==> flow/design.v <==
`timescale 1ns / 1ps
module frequency_divider
    # ( parameter
        freq = 1000
    )
    (
        input  wire clk100MHz,  
        input  wire rst,        
        output reg  clk_div,    
        output wire tick        
    );
    localparam LOOP_COUNTER_AT = 100_000_000 / freq / 2 ;
    reg [clog2(LOOP_COUNTER_AT)-1:0] count;
    always @( posedge(clk100MHz) )
    begin
        if(rst)
        begin : counter_reset
            count   <= 0;
            clk_div <= 1'b0;
        end
        else
        begin : counter_operate
            if (count == (LOOP_COUNTER_AT - 1))
            begin : counter_loop
                count   <= 0;
                clk_div <= ~clk_div;
            end
            else
            begin : counter_increment
                count   <= count + 1;
                clk_div <= clk_div;
            end
        end
    end
    assign tick = (count == (LOOP_COUNTER_AT - 1)) && !clk_div;
    function integer clog2(input integer number);
        begin
            clog2 = 0;
            while (number)
            begin
                clog2  = clog2 + 1;
                number = number >> 1;
            end
        end
    endfunction
endmodule
`timescale 1ns / 1ps
module clock_managment_unit(
    input wire clk,
    input wire rst,
    output wire clk_100MHz,
    output wire clk_40MHz,
    output wire clk_1KHz,
    output wire tick_40MHz,   
    output wire tick_1KHz     
    );
    frequency_divider 
    #(
        .freq(1000000)   
    )    
    my_1K_divider(
        .clk100MHz(clk),
        .rst(rst),
        .clk_div(clk_1KHz),
        .tick(tick_1KHz)
    );
    frequency_divider 
    #(
        .freq(40000000)
    )    
    my_40M_divider(
        .clk100MHz(clk),
        .rst(rst),
        .clk_div(clk_40MHz),
        .tick(tick_40MHz)
    );
     assign clk_100MHz =clk;
endmodule
`timescale 1ns / 1ps
module sensor_handler(
    input wire clk,
    input wire rst,
    input wire [3:0] sensors,
    output reg [10:0] position
    );
reg [10:0] position_nxt;
always @(posedge clk) begin
    if(rst)
        position <= 0;
    else 
        position <= position_nxt;
end
always @(*) begin
    case(sensors)
    4'b1001:    position_nxt = 500;
    4'b0111:    position_nxt = 1000;
    4'b0011:    position_nxt = 750;
    4'b1110:    position_nxt = 1;
    4'b1100:    position_nxt = 250;
    4'b1011:    position_nxt = 625;
    4'b1101:    position_nxt = 375;
    4'b0001:    position_nxt = 666;
    4'b1000:    position_nxt = 333;
    default:    position_nxt = 1023;    
endcase
end
endmodule
`timescale 1ns / 1ps
module pid(
    input wire clk,
    input wire en,   
    input wire rst,
    input wire [10:0] position,
    input wire kp_sw, ki_sw, kd_sw,  
    output reg [10:0] pid_output
    );
reg signed [10:0] error, error_nxt, error_sum, error_sum_nxt, error_dif, error_dif_nxt, error_prev;
reg signed [12:0] p, p_nxt, i, i_nxt, d, d_nxt;
reg signed [10:0] output_loaded_nxt, output_buf, output_buf_nxt;
localparam  
    K_P      = 1,
    K_P_DEN  = 2,
    K_I      = 5,
    K_I_DEN  = 100,
    K_D      = 1,
    K_D_DEN  = 200,
    TIME_DIV = 100;
always @(posedge clk) begin
    if(rst) begin
        error         <= 0;
        error_sum     <= 0;
        error_dif     <= 0;
        error_prev    <= 0;
        p             <= 0;
        i             <= 0;
        d             <= 0;
        output_buf    <= 0;
        pid_output    <= 0;
    end
    else if(en) begin 
        error         <= error_nxt;
        error_sum     <= error_sum_nxt;
        error_dif     <= error_dif_nxt;
        error_prev    <= error;
        p             <= p_nxt;
        i             <= i_nxt;
        d             <= d_nxt;
        output_buf    <= output_buf_nxt;
        pid_output    <= output_loaded_nxt;
    end
end
always @(*) begin
    error_nxt = 500 - position;
    error_sum_nxt = (error == 0) ? 0 : (error_sum + error);
    error_dif_nxt = error - error_prev;
    p_nxt = kp_sw ? (K_P * error)/K_P_DEN : 0;
    i_nxt = ki_sw ? (K_I * error_sum)/(TIME_DIV * K_I_DEN) : 0;
    d_nxt = kd_sw ? (K_D * error_dif * TIME_DIV)/K_D_DEN : 0;
    output_buf_nxt = p + i + d + 500;
    if(output_buf < 0) output_loaded_nxt = 0;
    else if(output_buf > 1000) output_loaded_nxt = 0;
    else output_loaded_nxt = output_buf;
end
endmodule
`timescale 1ns / 1ps
module servo_handler(
    input  wire clk,
    input  wire en,   
    input  wire rst,
    input  wire [10:0] pid_output,
    output reg  [7:0] servo_l,
    output reg  [7:0] servo_r
    );
reg [7:0] servo_l_nxt;
reg [7:0] servo_r_nxt;
reg [3:0] state,state_nxt;
reg [20:0] counter,counter_nxt;
reg [10:0] pid_buf;
localparam        
    idle              = 3'b000,
    turn_left         = 3'b001,
    turn_right        = 3'b010,
    stop              = 3'b111,
    servo_l_on        = 8'd157,
    servo_r_on        = 8'd137,
    servo_off         = 1'd0;
always @(posedge clk) begin
    if(rst) begin
        servo_l <=0;
        servo_r <=0;
        state   <=0;
        counter <=0;
        pid_buf <=0;
    end
    else if(en) begin
        servo_l <= servo_l_nxt;
        servo_r <= servo_r_nxt;
        state   <= state_nxt;
        counter <= counter_nxt;
        pid_buf <= pid_output;
    end
end
always @(*) begin
    servo_l_nxt = 0;
    servo_r_nxt = 0;
    counter_nxt = 0;
    case (state)
        idle: begin 
            counter_nxt=0;          
            if(pid_buf == 239) begin
                state_nxt =stop;
            end
            else if(pid_buf > 500) begin
                state_nxt=turn_left;
            end  
            else if(pid_buf < 500) begin
                state_nxt=turn_right;
            end
            else begin
                state_nxt=idle;
                servo_l_nxt = servo_l_on;
                servo_r_nxt = servo_r_on; 
            end    
        end      
        turn_right: begin
            counter_nxt=counter+1;
            servo_l_nxt = servo_l_on;
            servo_r_nxt =servo_off;
            if(counter >= pid_buf)
                state_nxt=idle;
            else
                state_nxt=turn_right;
        end
        turn_left: begin
            counter_nxt=counter+1;
            servo_l_nxt = servo_off;
            servo_r_nxt =servo_r_on;
            if(pid_buf < 500 || counter >= pid_buf - 500)
                state_nxt=idle;
            else
                state_nxt=turn_left;
        end
        stop: begin
            servo_l_nxt = servo_off;
            servo_r_nxt =servo_off;
            if(pid_buf == 239)
                state_nxt =stop;
            else 
                state_nxt=idle;
        end     
        default: state_nxt=idle;        
    endcase    
end
endmodule
`timescale 1ns / 1ps
module servo_to_PWM(
   input wire clk,
   input wire rst,
   input wire [7:0] servo_L,
   input wire [7:0] servo_R,
   output reg PWM_L,
   output reg PWM_R
   );
reg PWM_L_nxt;
reg PWM_R_nxt;
reg [19:0] counter,counter_nxt;
reg [20:0] servo_l_mul,servo_r_mul;
reg [7:0] servo_L_buf, servo_R_buf;
always@ (posedge clk) begin
   if(rst) begin
      counter <=0;
      PWM_L   <=0;
      PWM_R   <=0;
   end
   else begin
      counter <=counter_nxt;
      PWM_L   <=PWM_L_nxt;
      PWM_R   <=PWM_R_nxt;
   end
end 
always @* begin
   servo_l_mul =servo_L *1000;
   servo_r_mul =servo_R *1000;
   counter_nxt = counter+1;
   if(counter > 1000000) begin
      counter_nxt=0;
   end
   if(counter > servo_l_mul) begin
      PWM_L_nxt=0;
   end
   else begin
      PWM_L_nxt =1;
   end
   if(counter >servo_r_mul) begin
      PWM_R_nxt=0;
   end
   else begin
      PWM_R_nxt =1;
   end
end 
endmodule
`timescale 1ns / 1ps
module main(
    input wire clk,
    input wire rst,
    input wire [3:0] sensor,
    input wire [2:0] sw,
    output wire [1:0] servo
    );
wire [7:0] Servo_R;
wire [7:0] Servo_L;
wire clk_40MHz;
wire clk_1KHz;
wire clk_100MHz;
wire tick_40MHz;
wire tick_1KHz;
wire [10:0] pid_output, position;
servo_handler my_servo (
    .clk(clk_100MHz),
    .en(tick_1KHz),
    .rst(rst),
    .servo_l(Servo_L),
    .servo_r(Servo_R),
    .pid_output(pid_output)
);       
servo_to_PWM my_PWM(
    .clk(clk_100MHz),
    .rst(rst),
    .servo_L(Servo_L),
    .servo_R(Servo_R),
    .PWM_L(servo[0]),
    .PWM_R(servo[1])
);
clock_managment_unit my_clk(
.clk(clk),
.rst(rst),
.clk_100MHz(clk_100MHz),
.clk_40MHz(clk_40MHz),
.clk_1KHz(clk_1KHz),
.tick_40MHz(tick_40MHz),
.tick_1KHz(tick_1KHz)
);
pid my_pid(
    .kp_sw(sw[0]),
    .ki_sw(sw[1]),
    .kd_sw(sw[2]),
    .clk(clk_100MHz),
    .en(tick_40MHz),
    .rst(rst),
    .position(position),
    .pid_output(pid_output)
);
sensor_handler my_sensors(
    .clk(clk_100MHz),
    .rst(rst),
    .sensors(sensor),
    .position(position)
);
endmodule
Step by step through the tools: main --
Module main before and after one edit of its RTL, step after step. Lines under "unedited" count in the file above, lines under "edited" in the edited file. "difference": "edited" minus "unedited" as printed here. "relative change": 100 x difference / "unedited". Not given: -
Set-up: top main, clock clk, standard-cell library sky130hd, library corner tt_025C_1v80

Edit of the RTL --
The edit as a unified diff against the file above. A script made this edit; it was not meant as an optimisation.
begin of diff
@@ -155,5 +155,5 @@
     error_dif_nxt = error - error_prev;
     p_nxt = kp_sw ? (K_P * error)/K_P_DEN : 0;
-    i_nxt = ki_sw ? (K_I * error_sum)/(TIME_DIV * K_I_DEN) : 0;
+    i_nxt = ki_sw ? (K_I ^ error_sum)/(TIME_DIV * K_I_DEN) : 0;
     d_nxt = kd_sw ? (K_D * error_dif * TIME_DIV)/K_D_DEN : 0;
     output_buf_nxt = p + i + d + 500;
end of diff

After elaboration --
Counts by Yosys on the flattened word-level netlist (proc, flatten, opt, wreduce; memories kept). Register bits leave out memories and registers merged into their read ports (data or address); mux counts leave out enables and synchronous resets folded into registers. Print and check cells are left out. Cells with the same type and inputs are merged into one. Yosys's memory passes give these memory sizes; they may raise the number of words (mostly to a power of two), join words into wider ones and drop unused or constant bits.
Cells by class:
- bitwise gates (word level) | unedited 4, edited 5, difference +1, relative change +25.00%
- equality and inequality tests | unedited 5, edited 5, difference 0, relative change 0.00%
- divide/modulo/power cells | unedited 2, edited 2, difference 0, relative change 0.00%
- add/sub/neg operators | unedited 12, edited 12, difference 0, relative change 0.00%
- magnitude comparators | unedited 9, edited 9, difference 0, relative change 0.00%
- reduce/logical cells | unedited 11, edited 11, difference 0, relative change 0.00%
- multiply operators | unedited 4, edited 3, difference -1, relative change -25.00%
- mux-type cells | unedited 24, edited 24, difference 0, relative change 0.00%
Operators by type and width:
- 4-bit by 11-bit multiplier with 15-bit output with constant A | unedited 1, edited 0, difference -1, relative change -100.00%
- 2-bit NOT | unedited 0, edited 1, difference +1
Operator kinds equal on both sides are left out: 44.
Word-level totals:
- input port bits | unedited 9, edited 9, difference 0, relative change 0.00%
- clocked read ports x word width | unedited 10, edited 10, difference 0, relative change 0.00%
- memories kept | unedited 1, edited 1, difference 0, relative change 0.00%
- bits in registers | unedited 193, edited 193, difference 0, relative change 0.00%
- cells after elaboration | unedited 94, edited 94, difference 0, relative change 0.00%
- bits in read-only memories | unedited 160, edited 160, difference 0, relative change 0.00%
- output and inout bits | unedited 2, edited 2, difference 0, relative change 0.00%
Memories:
- shape (words x width / read and write ports) | unedited 16x10 r1 w0, edited 16x10 r1 w0

Logic depth --
Depth = most cells in a row (Yosys ltp): at word level without a register or memory, in the mapped netlist without a sequential cell, where the memories' decode and read muxes count.
Depth:
- depth after elaboration | unedited 5, edited 5, difference 0, relative change 0.00%
- ABC_AREA | unedited 0, edited 0
- gate-level depth with buffers | unedited 54, edited 59, difference +5, relative change +9.26%
- gate-level depth less buffers | unedited 46, edited 49, difference +3, relative change +6.52%

Netlist --
Yosys stat after the flow's synthesis: flattened, memories mapped to cells. It holds for the ABC_AREA given above (unset counts as 0); a run with the other value may have another netlist.
Synthesis totals:
- cell count | unedited 2101, edited 2029, difference -72, relative change -3.43%
- area of sequential cells (sq um) | unedited 3523.4, edited 3523.4, difference 0.0, relative change 0.00%
- buffers | unedited 79, edited 87, difference +8, relative change +10.13%
- chip area (Yosys) (sq um) | unedited 16559.6, edited 15985.3, difference -574.3, relative change -3.47%
- mapped flip-flops | unedited 176, edited 176, difference 0, relative change 0.00%
Cell types:
- sky130_fd_sc_hd__a21oi_1 | unedited 170, edited 147, difference -23, relative change -13.53%
- sky130_fd_sc_hd__nand2_1 | unedited 212, edited 233, difference +21, relative change +9.91%
- sky130_fd_sc_hd__ha_1 | unedited 157, edited 137, difference -20, relative change -12.74%
- sky130_fd_sc_hd__xnor2_1 | unedited 103, edited 84, difference -19, relative change -18.45%
- sky130_fd_sc_hd__a22oi_1 | unedited 43, edited 30, difference -13, relative change -30.23%
- sky130_fd_sc_hd__nor4_1 | unedited 16, edited 28, difference +12, relative change +75.00%
- sky130_fd_sc_hd__inv_1 | unedited 104, edited 93, difference -11, relative change -10.58%
- sky130_fd_sc_hd__nor2_1 | unedited 208, edited 198, difference -10, relative change -4.81%
- sky130_fd_sc_hd__or2_2 | unedited 16, edited 6, difference -10, relative change -62.50%
- sky130_fd_sc_hd__o211a_1 | unedited 14, edited 4, difference -10, relative change -71.43%
- sky130_fd_sc_hd__clkbuf_1 | unedited 60, edited 52, difference -8, relative change -13.33%
- sky130_fd_sc_hd__nor3_1 | unedited 54, edited 46, difference -8, relative change -14.81%
- sky130_fd_sc_hd__o22ai_1 | unedited 14, edited 6, difference -8, relative change -57.14%
- sky130_fd_sc_hd__a211oi_2 | unedited 2, edited 10, difference +8, relative change +400.00%
- sky130_fd_sc_hd__buf_1 | unedited 2, edited 10, difference +8, relative change +400.00%
- sky130_fd_sc_hd__and3_1 | unedited 24, edited 31, difference +7, relative change +29.17%
- sky130_fd_sc_hd__nand4_1 | unedited 22, edited 29, difference +7, relative change +31.82%
- sky130_fd_sc_hd__or3_1 | unedited 16, edited 23, difference +7, relative change +43.75%
Cell types equal on both sides are left out: 25. The list need not be complete. By module: a second synthesis without flattening, with its own total; a netlist apart from the flattened one above.
Second synthesis, totals:
- cell total of the unflattened synthesis | unedited 2472, edited 2321, difference -151, relative change -6.11%
- area (unflattened synthesis) (sq um) | unedited 19985.4, edited 19407.4, difference -578.0, relative change -2.89%
Rows give one instance, submodules left out.
By module, unedited:
- pid | sequential area 1961.9 sq um, cells 1577, times used 1, area 12109.1 sq um
- servo_to_PWM | sequential area 440.4 sq um, cells 488, times used 1, area 4367.9 sq um
- servo_handler | sequential area 760.7 sq um, cells 312, times used 1, area 2625.0 sq um
- sensor_handler | sequential area 200.2 sq um, cells 57, times used 1, area 521.8 sq um
- frequency_divider #(freq=1000000) | sequential area 140.1 sq um, cells 31, times used 1, area 294.0 sq um
- frequency_divider #(freq=40000000) | sequential area 40.0 sq um, cells 6, times used 1, area 60.1 sq um
- clock_managment_unit | sequential area 0.0 sq um, cells 1, times used 1, area 7.5 sq um
- main | sequential area 0.0 sq um, cells 0, times used 1, area 0.0 sq um
By module, edited:
- pid | sequential area 1961.9 sq um, cells 1426, times used 1, area 11531.1 sq um
- servo_to_PWM | sequential area 440.4 sq um, cells 488, times used 1, area 4367.9 sq um
- servo_handler | sequential area 760.7 sq um, cells 312, times used 1, area 2625.0 sq um
- sensor_handler | sequential area 200.2 sq um, cells 57, times used 1, area 521.8 sq um
- frequency_divider #(freq=1000000) | sequential area 140.1 sq um, cells 31, times used 1, area 294.0 sq um
- frequency_divider #(freq=40000000) | sequential area 40.0 sq um, cells 6, times used 1, area 60.1 sq um
- clock_managment_unit | sequential area 0.0 sq um, cells 1, times used 1, area 7.5 sq um
- main | sequential area 0.0 sq um, cells 0, times used 1, area 0.0 sq um

Timing after synthesis --
Source: OpenSTA report_checks on the synthesized netlist (no wires, ideal clock, input and output delay 20% of the period each), path of least setup slack; recovery checks are left aside. Register names are those of the netlist, which keeps one name where synthesis merged equal registers.
Path after synthesis:
- kind | unedited reg2reg, edited reg2reg
- from | unedited reg my_pid.error_dif[2], edited reg my_pid.error_dif[2]
- to | unedited reg my_pid.d[10], edited reg my_pid.d[10]
- setup time (ns) | unedited 0.128, edited 0.070, difference -0.058
- launch time at the first pin (ns) | unedited 0.000, edited 0.000, difference 0.000
- clock period (ns) | unedited 14.0, edited 14.0, difference 0.0, relative change 0.00%
- slack (ns) | unedited 1.975, edited 1.567, difference -0.408
- path buffers | unedited 3, edited 2, difference -1, relative change -33.33%
- data required time (ns) | unedited 13.872, edited 13.930, difference +0.058, relative change +0.42%
- path delay (ns) | unedited 12.025, edited 12.432, difference +0.407, relative change +3.38%
- stages | unedited 50, edited 50, difference 0, relative change 0.00%
- arrival (ns) | unedited 11.897, edited 12.362, difference +0.465, relative change +3.91%
- period reached after synthesis (ns) | unedited 12.025, edited 12.433, difference +0.408, relative change +3.39%
"path delay" = arrival - input delay + setup time. "stages": output pins that drive a net of the path, with the launching flip-flop's if there is one; two outputs of one cell count as two. "period reached after synthesis" = period - worst setup slack (recovery checks aside). The figure is calculated, with input and output delays left at 20% of the set period. Between the ends stands the longest chain of elaborated cells between them, by number of cells; it is not shown to be the way that was timed. Of several equally long chains one is given. A line is the first line of the expression or statement that the cell stems from. Yosys adds cells for indexed reads and writes and turns some case tables into memories.
Between the ends, after synthesis, unedited: path through sky130_fd_sc_hd__dfxtp_1 sky130_fd_sc_hd__inv_1 sky130_fd_sc_hd__ha_1 sky130_fd_sc_hd__fa_1 sky130_fd_sc_hd__ha_1 sky130_fd_sc_hd__ha_1 sky130_fd_sc_hd__fa_1 sky130_fd_sc_hd__or4_4 sky130_fd_sc_hd__nor3_2 sky130_fd_sc_hd__o21a_2 sky130_fd_sc_hd__or4b_1 sky130_fd_sc_hd__o31ai_2 sky130_fd_sc_hd__a22oi_2 sky130_fd_sc_hd__o21ai_1 sky130_fd_sc_hd__a32oi_2 sky130_fd_sc_hd__o31a_2 sky130_fd_sc_hd__o211a_1 sky130_fd_sc_hd__a211o_1 [14 not listed] sky130_fd_sc_hd__a21oi_2 sky130_fd_sc_hd__mux2_2 sky130_fd_sc_hd__o31ai_2 sky130_fd_sc_hd__o211a_1 sky130_fd_sc_hd__nand4b_1 sky130_fd_sc_hd__a31oi_4 sky130_fd_sc_hd__o21ai_2 sky130_fd_sc_hd__mux2_4 sky130_fd_sc_hd__a21oi_1 sky130_fd_sc_hd__nor2_1 sky130_fd_sc_hd__or2_2 sky130_fd_sc_hd__a21oi_1 sky130_fd_sc_hd__nor2_1 sky130_fd_sc_hd__ha_1 sky130_fd_sc_hd__a41oi_1 sky130_fd_sc_hd__xnor2_1 sky130_fd_sc_hd__a22oi_1 sky130_fd_sc_hd__nor2_1, length of the longest elaborated chain 3, elaborated cells between the ends (all ways) 3, source lines of those cells 1, classes of those cells 1 x mul; 1 x div; 1 x mux
Ends and longest elaborated chain, after synthesis, unedited:
- start: declaration | RTL line 117 | reg signed [10:0] error, error_nxt, error_sum, error_sum_nxt, error_dif, error_dif_nxt, error_prev;
- start: assignment | RTL line 132 | error_dif     <= 0;
- start: assignment | RTL line 143 | error_dif     <= error_dif_nxt;
- 11-bit by 6-bit multiplier with 17-bit output | RTL line 158 | d_nxt = kd_sw ? (K_D * error_dif * TIME_DIV)/K_D_DEN : 0;
- 32-bit by 9-bit divider with 32-bit output | RTL line 158
- 11-bit 2-to-1 mux | RTL line 158
- end: assignment | RTL line 136 | d             <= 0;
- end: assignment | RTL line 147 | d             <= d_nxt;
- end: declaration | RTL line 118 | reg signed [12:0] p, p_nxt, i, i_nxt, d, d_nxt;
Between the ends, after synthesis, edited: path through sky130_fd_sc_hd__dfxtp_1 sky130_fd_sc_hd__inv_1 sky130_fd_sc_hd__ha_1 sky130_fd_sc_hd__fa_1 sky130_fd_sc_hd__ha_1 sky130_fd_sc_hd__ha_1 sky130_fd_sc_hd__fa_1 sky130_fd_sc_hd__a211oi_1 sky130_fd_sc_hd__o21ai_1 sky130_fd_sc_hd__xor2_2 sky130_fd_sc_hd__a211oi_2 sky130_fd_sc_hd__mux2_1 sky130_fd_sc_hd__o32ai_2 sky130_fd_sc_hd__a31oi_1 sky130_fd_sc_hd__nor4_1 sky130_fd_sc_hd__a21oi_4 sky130_fd_sc_hd__o311ai_2 sky130_fd_sc_hd__a21oi_2 [14 not listed] sky130_fd_sc_hd__o2111a_1 sky130_fd_sc_hd__nor3_2 sky130_fd_sc_hd__a21boi_2 sky130_fd_sc_hd__or4_4 sky130_fd_sc_hd__a31oi_4 sky130_fd_sc_hd__o31a_2 sky130_fd_sc_hd__xnor2_2 sky130_fd_sc_hd__a221oi_2 sky130_fd_sc_hd__o31ai_2 sky130_fd_sc_hd__mux2i_2 sky130_fd_sc_hd__a2111oi_2 sky130_fd_sc_hd__ha_1 sky130_fd_sc_hd__inv_1 sky130_fd_sc_hd__nor2_1 sky130_fd_sc_hd__a31oi_1 sky130_fd_sc_hd__xnor2_1 sky130_fd_sc_hd__nand3_1 sky130_fd_sc_hd__a21oi_1, length of the longest elaborated chain 3, elaborated cells between the ends (all ways) 3, source lines of those cells 1, classes of those cells 1 x mul; 1 x div; 1 x mux
Ends and longest elaborated chain, after synthesis, edited:
- start: declaration | RTL line 117 | reg signed [10:0] error, error_nxt, error_sum, error_sum_nxt, error_dif, error_dif_nxt, error_prev;
- start: assignment | RTL line 132 | error_dif     <= 0;
- start: assignment | RTL line 143 | error_dif     <= error_dif_nxt;
- 11-bit by 6-bit multiplier with 17-bit output | RTL line 158 | d_nxt = kd_sw ? (K_D * error_dif * TIME_DIV)/K_D_DEN : 0;
- 32-bit by 9-bit divider with 32-bit output | RTL line 158
- 11-bit 2-to-1 mux | RTL line 158
- end: assignment | RTL line 136 | d             <= 0;
- end: assignment | RTL line 147 | d             <= d_nxt;
- end: declaration | RTL line 118 | reg signed [12:0] p, p_nxt, i, i_nxt, d, d_nxt;

Worst path after layout --
From the final timing report of each run of pair 1: the path of least setup slack in the routed layout; clock arrival at registers is part of the times.
Path post-layout:
- kind | unedited reg2reg, edited reg2reg
- from | unedited reg my_pid.error_dif[1], edited reg my_pid.error_dif[2]
- to | unedited reg my_pid.d[9], edited reg my_pid.d[8]
- arrival (ns) | unedited 13.02, edited 13.33, difference +0.31, relative change +2.38%
- clock period (ns) | unedited 13.5, edited 13.5, difference 0.0, relative change 0.00%
- setup time (ns) | unedited 0.10, edited 0.07, difference -0.03
- path buffers | unedited 5, edited 10, difference +5, relative change +100.00%
- stages | unedited 48, edited 56, difference +8, relative change +16.67%
- launch time at the first pin (ns) | unedited 0.42, edited 0.43, difference +0.01, relative change +2.38%
- slack (ns) | unedited 0.80, edited 0.53, difference -0.27
- data required time (ns) | unedited 13.82, edited 13.86, difference +0.04, relative change +0.29%
Between the ends stands the longest chain of elaborated cells between them, by number of cells; it is not shown to be the way that was timed. Of several equally long chains one is given.
Between the ends, post-layout, unedited: path through sky130_fd_sc_hd__dfxtp_1 sky130_fd_sc_hd__inv_1 sky130_fd_sc_hd__ha_1 sky130_fd_sc_hd__fa_1 sky130_fd_sc_hd__ha_1 sky130_fd_sc_hd__ha_1 sky130_fd_sc_hd__fa_1 sky130_fd_sc_hd__a211oi_2 sky130_fd_sc_hd__o211ai_1 sky130_fd_sc_hd__o211ai_2 sky130_fd_sc_hd__or3b_4 sky130_fd_sc_hd__or4_1 sky130_fd_sc_hd__a22oi_2 sky130_fd_sc_hd__nor2_4 sky130_fd_sc_hd__o211ai_2 sky130_fd_sc_hd__mux2i_4 sky130_fd_sc_hd__nand2_1 sky130_fd_sc_hd__buf_4 [12 not listed] sky130_fd_sc_hd__a221o_2 sky130_fd_sc_hd__a21oi_2 sky130_fd_sc_hd__buf_4 sky130_fd_sc_hd__mux2i_2 sky130_fd_sc_hd__a31oi_1 sky130_fd_sc_hd__o211a_1 sky130_fd_sc_hd__buf_4 sky130_fd_sc_hd__or3_4 sky130_fd_sc_hd__a41oi_2 sky130_fd_sc_hd__o311ai_1 sky130_fd_sc_hd__o31ai_1 sky130_fd_sc_hd__a211oi_1 sky130_fd_sc_hd__a211o_1 sky130_fd_sc_hd__a2111oi_4 sky130_fd_sc_hd__buf_4 sky130_fd_sc_hd__a31oi_1 sky130_fd_sc_hd__xnor2_1 sky130_fd_sc_hd__a22o_1, length of the longest elaborated chain 3, elaborated cells between the ends (all ways) 3, source lines of those cells 1, classes of those cells 1 x mul; 1 x div; 1 x mux
Ends and longest elaborated chain, post-layout, unedited:
- start: declaration | RTL line 117 | reg signed [10:0] error, error_nxt, error_sum, error_sum_nxt, error_dif, error_dif_nxt, error_prev;
- start: assignment | RTL line 132 | error_dif     <= 0;
- start: assignment | RTL line 143 | error_dif     <= error_dif_nxt;
- 11-bit by 6-bit multiplier with 17-bit output | RTL line 158 | d_nxt = kd_sw ? (K_D * error_dif * TIME_DIV)/K_D_DEN : 0;
- 32-bit by 9-bit divider with 32-bit output | RTL line 158
- 11-bit 2-to-1 mux | RTL line 158
- end: assignment | RTL line 136 | d             <= 0;
- end: assignment | RTL line 147 | d             <= d_nxt;
- end: declaration | RTL line 118 | reg signed [12:0] p, p_nxt, i, i_nxt, d, d_nxt;
Between the ends, post-layout, edited: path through sky130_fd_sc_hd__dfxtp_1 sky130_fd_sc_hd__buf_4 sky130_fd_sc_hd__ha_1 sky130_fd_sc_hd__fa_1 sky130_fd_sc_hd__ha_1 sky130_fd_sc_hd__ha_1 sky130_fd_sc_hd__a211oi_4 sky130_fd_sc_hd__nor2_1 sky130_fd_sc_hd__or4b_4 sky130_fd_sc_hd__a211oi_4 sky130_fd_sc_hd__mux2_1 sky130_fd_sc_hd__o32ai_2 sky130_fd_sc_hd__buf_4 sky130_fd_sc_hd__a31oi_2 sky130_fd_sc_hd__nor4_1 sky130_fd_sc_hd__buf_4 sky130_fd_sc_hd__a21oi_4 sky130_fd_sc_hd__buf_4 [20 not listed] sky130_fd_sc_hd__a211oi_4 sky130_fd_sc_hd__nand2b_4 sky130_fd_sc_hd__a21oi_2 sky130_fd_sc_hd__buf_4 sky130_fd_sc_hd__o31ai_4 sky130_fd_sc_hd__mux2i_2 sky130_fd_sc_hd__a221oi_4 sky130_fd_sc_hd__buf_4 sky130_fd_sc_hd__o41ai_4 sky130_fd_sc_hd__nor3_1 sky130_fd_sc_hd__a2111oi_4 sky130_fd_sc_hd__ha_2 sky130_fd_sc_hd__inv_1 sky130_fd_sc_hd__nor2_2 sky130_fd_sc_hd__a31oi_1 sky130_fd_sc_hd__xor2_1 sky130_fd_sc_hd__nand3_1 sky130_fd_sc_hd__a21oi_1, length of the longest elaborated chain 3, elaborated cells between the ends (all ways) 3, source lines of those cells 1, classes of those cells 1 x mul; 1 x div; 1 x mux
Ends and longest elaborated chain, post-layout, edited:
- start: declaration | RTL line 117 | reg signed [10:0] error, error_nxt, error_sum, error_sum_nxt, error_dif, error_dif_nxt, error_prev;
- start: assignment | RTL line 132 | error_dif     <= 0;
- start: assignment | RTL line 143 | error_dif     <= error_dif_nxt;
- 11-bit by 6-bit multiplier with 17-bit output | RTL line 158 | d_nxt = kd_sw ? (K_D * error_dif * TIME_DIV)/K_D_DEN : 0;
- 32-bit by 9-bit divider with 32-bit output | RTL line 158
- 11-bit 2-to-1 mux | RTL line 158
- end: assignment | RTL line 136 | d             <= 0;
- end: assignment | RTL line 147 | d             <= d_nxt;
- end: declaration | RTL line 118 | reg signed [12:0] p, p_nxt, i, i_nxt, d, d_nxt;

Measured runs --
Both versions went through the flow (Yosys, OpenROAD) with the same settings in each pair. Constraints: input delay and output delay 20% of the set period each, output load 0.01 pF.
Flow settings, pair 1: CORE_UTILIZATION 40, period_ns 13.5, CAP_MARGIN 20, CORE_MARGIN 2, SLEW_MARGIN 20
Results, pair 1:
- sum of negative setup slack (ns) | unedited 0.000, edited 0.000, difference 0.000
- full die area (sq um) | unedited 43041.7, edited 41579.3, difference -1462.4, relative change -3.40%
- setup slack of the critical path (ns) | unedited 0.800, edited 0.532, difference -0.268
- smallest hold slack (ns) | unedited 0.455, edited 0.449, difference -0.006
- standard-cell area of the final layout (sq um) | unedited 18587.8, edited 18128.6, difference -459.2, relative change -2.47%
- final utilization | unedited 0.455, edited 0.458, difference +0.003
- synthesis area (sq um) | unedited 16559.6, edited 15985.3, difference -574.3, relative change -3.47%
Flow settings, pair 2: CAP_MARGIN 35, CORE_ASPECT_RATIO 0.8, CORE_UTILIZATION 18, CTS_CLUSTER_DIAMETER 130, HOLD_SLACK_MARGIN -0.0, MAX_ROUTING_LAYER met5, PLACE_DENSITY_LB_ADDON 0.27, SETUP_SLACK_MARGIN 3.12, TNS_END_PERCENT 55, period_ns 10.7, CORE_MARGIN 2, SLEW_MARGIN 20
Results, pair 2:
- sum of negative setup slack (ns) | unedited -12.237, edited -14.396, difference -2.159
- full die area (sq um) | unedited 94454.8, edited 91222.4, difference -3232.4, relative change -3.42%
- setup slack of the critical path (ns) | unedited -1.170, edited -1.535, difference -0.365
- smallest hold slack (ns) | unedited 0.451, edited 0.452, difference +0.001
- standard-cell area of the final layout (sq um) | unedited 23508.8, edited 22442.8, difference -1066.0, relative change -4.53%
- final utilization | unedited 0.258, edited 0.256, difference -0.002
- synthesis area (sq um) | unedited 16559.6, edited 15985.3, difference -574.3, relative change -3.47%
